==> flow/design.v <==
module ResonantLowPassFilter(
    input clk,
    input signed [15:0] audio_in,
    input signed [15:0] cutoff,
    input signed [15:0] resonance,
    input signed [15:0] gain,
    input reset_n,
    output reg signed [15:0] filtered_audio
);
    parameter [15:0] MAX_POS_VALUE = 16'h7FFF;
    parameter [15:0] MIN_NEG_VALUE = -16'h8000;
    reg signed [15:0] state;
    reg signed [15:0] feedback;
    reg signed [15:0] output_reg;
    reg signed [15:0] alpha;
    reg signed [15:0] beta;
    reg signed [15:0] gamma;
    wire signed [31:0] fb_prod  = $signed(state) * $signed(beta);
    wire signed [31:0] out_prod = $signed(state) * $signed(alpha);
    wire signed [16:0] fb_full  = fb_prod >>> 15;
    wire signed [16:0] out_full = out_prod >>> 15;
    wire signed [16:0] st_full  = $signed(audio_in) - $signed(feedback);
    wire signed [16:0] fa_full  = $signed(output_reg) + ($signed(gamma) >>> 1);
    function signed [15:0] sat17;
        input signed [16:0] v;
        begin
            if (v > $signed({MAX_POS_VALUE[15], MAX_POS_VALUE}))
                sat17 = $signed(MAX_POS_VALUE);
            else if (v < $signed({MIN_NEG_VALUE[15], MIN_NEG_VALUE}))
                sat17 = $signed(MIN_NEG_VALUE);
            else
                sat17 = v[15:0];
        end
    endfunction
    always @(posedge clk or negedge reset_n) begin
        if (!reset_n) begin
            state <= $signed(16'h0000);
            feedback <= $signed(16'h0000);
            output_reg <= $signed(16'h0000);
            alpha <= $signed(16'h0000);
            beta <= $signed(16'h0000);
            gamma <= $signed(16'h0000);
            filtered_audio <= $signed(16'h0000);
        end else begin
            alpha <= $signed(cutoff);
            beta <= $signed(resonance);
            gamma <= $signed(gain);
            feedback <= sat17(fb_full);
            state <= sat17(st_full);
            output_reg <= sat17(out_full);
            filtered_audio <= sat17(fa_full);  
        end
    end
endmodule
# Reports on ResonantLowPassFilter
# The steps from the RTL of ResonantLowPassFilter to its reports follow in flow order.
# Lines are those of the file above, counted from 1.
# Cell names lack the library's common part.
setup:
  top: "ResonantLowPassFilter"
  clock_port: "clk"
  cell_library: "sky130hd"
  corner: "tt_025C_1v80"

# Elaborated design
# Yosys after proc, flatten, opt, wreduce and memory -nomap, before mapping. Enables and synchronous resets that opt folds into registers are not counted as muxes. Memory bits, and registers merged into a memory's read port (data or address), are not among the register bits. Print and check cells are not counted. Equal cells are merged and count once.
word_totals:
  mem_count: 0
  ram_bits: 0
  clocked_rd_ports_x_width: 0
  rom_bits: 0
  in_bits: 66
  register_bits: 112
  latch_bits: 0
  output_inout_bits: 16
  word_cells: 27
op_classes:
  div: 0
  cmp: 8
  logic: 0
  mux: 8
  shifts: 0
  n_eq: 0
  mul: 2
  reduce_and_logical: 0
  n_addsub: 2
op_table:
  columns: ["op", "n"]
  rows:
  - ["multiplier 16 x 16 -> 32 bit", 2]
  - ["2-to-1 mux 16 bit", 8]
  - ["> comparator 17 x 16 -> 1 bit with constant B", 4]
  - ["less-than comparator 17 x 16 -> 1 bit with constant B", 4]
  - ["adder 16 x 15 -> 17 bit", 1]
  - ["subtractor 16 x 16 -> 17 bit", 1]

# Longest topological paths
# Depth = most cells in a row (Yosys ltp): at word level without a register or memory, in the mapped netlist without a sequential cell, where the memories' decode and read muxes count.
depth:
  depth_word: 4
  ABC_AREA: 0
  mapped_depth: 24
  ltp_nobuf: 21

# Synthesis result
# Source: synth_stat.txt of the flow (Yosys; design flattened, memories mapped). It holds for the ABC_AREA given above (unset counts as 0); a run with the other value may have another netlist.
# The area totals of this step are shown rounded.
by_type:
  columns: ["cell_type", "n", "area_total_um2"]
  rows:
  - ["fa_1", 524, 1.05E+04]
  - ["dfrtp_1", 111, 2.78E+03]
  - ["ha_1", 190, 2377.28]
  - ["inv_1", 607, 2.28E+03]
  - ["and2_1", 244, 1.53E+03]
  - ["nand2_1", 265, 994.704]
  - ["xnor2_1", 51, 446.678]
  - ["a21oi_1", 72, 360.346]
  - ["clkbuf_1", 80, 300.288]
  - ["nor2_1", 51, 191.434]
  - ["o21ai_0", 36, 180.173]
  - ["xor2_1", 18, 157.651]
  - ["o21a_1", 17, 127.622]
  - ["maj3_2", 9, 101.347]
  - ["nand2b_1", 15, 93.84]
  - ["nand3_1", 17, 85.082]
  - ["maj3_1", 7, 70.067]
  - ["a211oi_1", 9, 67.565]
# Not listed: further types 45, cells in them 121.
mapped:
  yosys_area_mm2: 0.0236
  flip_flops: 111
  cell_count: 2444
  seq_area_mm2: 0.00278
  buf_cells: 88

# Worst setup path after synthesis
# Source: OpenSTA report_checks on the synthesized netlist (no wires, ideal clock, input and output delay 20% of the period each), path of least setup slack; recovery checks are left aside. Register names are those of the netlist, which keeps one name where synthesis merged equal registers.
synth_timing:
  path_kind: "register to register"
  startpoint: "register state[15]"
  endpoint: "register feedback[13]"
  slack_ns: 0.617
  launch_ns: 0.000
  stages: 22
  setup_time_ns: 0.125
  n_path_buf: 2
  arrival_time_ns: 6.258
  required_time_ns: 6.875
  tclk_ns: 7.0
  path_delay_ns: 6.383
  synth_period_reached_ns: 6.383
# "path_delay_ns" is the arrival time less input delay plus setup time.
# "stages": output pins that drive a net of the path, with the launching flip-flop's if there is one; two outputs of one cell count as two.
# "synth_period_reached_ns" is the clock period less the worst setup slack; recovery checks do not enter. This is arithmetic on one report: input and output delays are still those of the set period (20% each).
# Between the ends stands the longest chain of elaborated cells between them, by number of cells; it is not shown to be the way that was timed. Of several equally long chains one is given.
# A line is the first line of the expression or statement that the cell stems from. Yosys adds cells for indexed reads and writes and turns some case tables into memories.
synth_between:
  path_cell_list: "dfrtp_1 > clkbuf_1 > nand2_1 > inv_1 > fa_1 > fa_1 > fa_1 > fa_1 > fa_1 > inv_1 > fa_1 > inv_1 > ha_1 > and3_1 > nand2_1 > o211ai_1 > a21oi_1 > o21ai_0 > or3_1 > mux2i_1 > buf_2 > o21ai_1"
  elab_chain_cells: 4
  cone_cells: 5
  lines_between: 3
  cone_classes: "mul (1); compare (2); mux (2)"
synth_lines:
  columns: ["item", "line", "source"]
  rows:
  - ["start, declared", 12, "reg signed [15:0] state;"]
  - ["start, assigned", 37, "state <= $signed(16'h0000);"]
  - ["start, assigned", 49, "state <= sat17(st_full);"]
  - ["multiplier 16 x 16 -> 32 bit", 18, "wire signed [31:0] fb_prod  = $signed(state) * $signed(beta);"]
  - ["less-than comparator 17 x 16 -> 1 bit", 29, "else if (v < $signed({MIN_NEG_VALUE[15], MIN_NEG_VALUE}))"]
  - ["2-to-1 mux 16 bit", 29, null]
  - ["2-to-1 mux 16 bit", 27, "if (v > $signed({MAX_POS_VALUE[15], MAX_POS_VALUE}))"]
  - ["end, assigned", 38, "feedback <= $signed(16'h0000);"]
  - ["end, assigned", 48, "feedback <= sat17(fb_full);"]
  - ["end, declared", 13, "reg signed [15:0] feedback;"]

# Timing after layout
# From the final timing report of run 2: the path of least setup slack in the routed layout; clock arrival at registers is part of the times.
layout_timing:
  path_kind: "register to register"
  startpoint: "register state[8]"
  endpoint: "register output_reg[6]"
  launch_ns: 0.40
  arrival_time_ns: 6.88
  stages: 25
  required_time_ns: 7.09
  setup_time_ns: 0.06
  tclk_ns: 6.75
  slack_ns: 0.21
  n_path_buf: 4
# Between the ends stands the longest chain of elaborated cells between them, by number of cells; it is not shown to be the way that was timed. Of several equally long chains one is given.
layout_between:
  path_cell_list: "dfrtp_2 > buf_4 > buf_4 > and2_1 > fa_1 > inv_1 > fa_1 > fa_1 > inv_1 > fa_1 > fa_1 > inv_1 > fa_1 > inv_1 > ha_1 > a21oi_1 > o21ai_1 > a311oi_1 > buf_4 > nand2_1 > a31oi_4 > o21ai_4 > mux2i_4 > buf_2 > o21a_1"
  elab_chain_cells: 4
  cone_cells: 5
  lines_between: 3
  cone_classes: "mul (1); compare (2); mux (2)"
layout_lines:
  columns: ["item", "line", "source"]
  rows:
  - ["start, declared", 12, "reg signed [15:0] state;"]
  - ["start, assigned", 37, "state <= $signed(16'h0000);"]
  - ["start, assigned", 49, "state <= sat17(st_full);"]
  - ["multiplier 16 x 16 -> 32 bit", 19, "wire signed [31:0] out_prod = $signed(state) * $signed(alpha);"]
  - ["less-than comparator 17 x 16 -> 1 bit", 29, "else if (v < $signed({MIN_NEG_VALUE[15], MIN_NEG_VALUE}))"]
  - ["2-to-1 mux 16 bit", 29, null]
  - ["2-to-1 mux 16 bit", 27, "if (v > $signed({MAX_POS_VALUE[15], MAX_POS_VALUE}))"]
  - ["end, assigned", 39, "output_reg <= $signed(16'h0000);"]
  - ["end, assigned", 50, "output_reg <= sat17(out_full);"]
  - ["end, declared", 14, "reg signed [15:0] output_reg;"]

# Stored flow runs of ResonantLowPassFilter (6 of them; Yosys, OpenROAD, sky130hd). They differ in their settings and are not a sequence. Constraints: input delay and output delay 20% of the set period each, output load 0.01 pF.
# The measured numbers are rounded.
runs:
  - name: "run 1"
    settings:
      CELL_PAD_IN_SITES_DETAIL_PLACEMENT: 1
      CELL_PAD_IN_SITES_GLOBAL_PLACEMENT: 2
      CORE_ASPECT_RATIO: 1.39
      CORE_UTILIZATION: 70
      CTS_CLUSTER_DIAMETER: 94
      CTS_CLUSTER_SIZE: 90
      GPL_ROUTABILITY_DRIVEN: 0
      GPL_TIMING_DRIVEN: 0
      MIN_ROUTING_LAYER: "met1"
      PLACE_DENSITY: 0.66
      SETUP_SLACK_MARGIN: 0.57
      period_ns: 4.27
      CAP_MARGIN: 20
      CORE_MARGIN: 2
      SLEW_MARGIN: 20
    outcome: "unfinished; error GPL-0301 in placement"
  - name: "run 2"
    settings:
      CORE_UTILIZATION: 64
      period_ns: 6.75
      CAP_MARGIN: 20
      CORE_MARGIN: 2
      SLEW_MARGIN: 20
    results:
      yosys.chip_area_mm2: 0.0236
      total_die_area_mm2: 0.0384
      post_route_stdcell_area_mm2: 0.0259
      timing.setup.ws_ns: 0.207
  - name: "run 3"
    settings:
      ABC_AREA: 1
      CELL_PAD_IN_SITES_DETAIL_PLACEMENT: 1
      CELL_PAD_IN_SITES_GLOBAL_PLACEMENT: 3
      CORE_ASPECT_RATIO: 0.71
      CORE_MARGIN: 7
      CORE_UTILIZATION: 40
      CTS_CLUSTER_DIAMETER: 34
      GPL_ROUTABILITY_DRIVEN: 1
      MAX_ROUTING_LAYER: "met4"
      MIN_ROUTING_LAYER: "met2"
      PLACE_DENSITY_LB_ADDON: 0.09
      SLEW_MARGIN: 30
      TNS_END_PERCENT: 25
      period_ns: 10.7
      CAP_MARGIN: 20
    results:
      yosys.chip_area_mm2: 0.026
      total_die_area_mm2: 0.0725
      post_route_stdcell_area_mm2: 0.028
      timing.setup.ws_ns: 3.51
  - name: "run 4"
    settings:
      ABC_AREA: 1
      CELL_PAD_IN_SITES_DETAIL_PLACEMENT: 2
      CELL_PAD_IN_SITES_GLOBAL_PLACEMENT: 0
      CORE_MARGIN: 10
      CORE_UTILIZATION: 34
      CTS_CLUSTER_SIZE: 51
      GPL_ROUTABILITY_DRIVEN: 1
      MIN_ROUTING_LAYER: "met2"
      PLACE_DENSITY_LB_ADDON: 0.02
      TNS_END_PERCENT: 90
      period_ns: 7.0
      CAP_MARGIN: 20
      SLEW_MARGIN: 20
    results:
      yosys.chip_area_mm2: 0.026
      total_die_area_mm2: 0.088
      post_route_stdcell_area_mm2: 0.0286
      timing.setup.ws_ns: 0.442
  - name: "run 5"
    settings:
      ABC_AREA: 1
      CELL_PAD_IN_SITES_DETAIL_PLACEMENT: 1
      CORE_UTILIZATION: 24
      PLACE_DENSITY_LB_ADDON: 0.29
      SLEW_MARGIN: 35
      period_ns: 3.8
      CAP_MARGIN: 20
      CORE_MARGIN: 2
    results:
      yosys.chip_area_mm2: 0.026
      total_die_area_mm2: 0.111
      post_route_stdcell_area_mm2: 0.0332
      timing.setup.ws_ns: -2.00
  - name: "run 6"
    settings:
      CORE_MARGIN: 5
      CORE_UTILIZATION: 46
      HOLD_SLACK_MARGIN: 0.13
      MIN_ROUTING_LAYER: "met2"
      PLACE_DENSITY_LB_ADDON: 0.02
      period_ns: 7.0
      CAP_MARGIN: 20
      SLEW_MARGIN: 20
    results:
      yosys.chip_area_mm2: 0.0236
      total_die_area_mm2: 0.0558
      post_route_stdcell_area_mm2: 0.0261
      timing.setup.ws_ns: 0.327
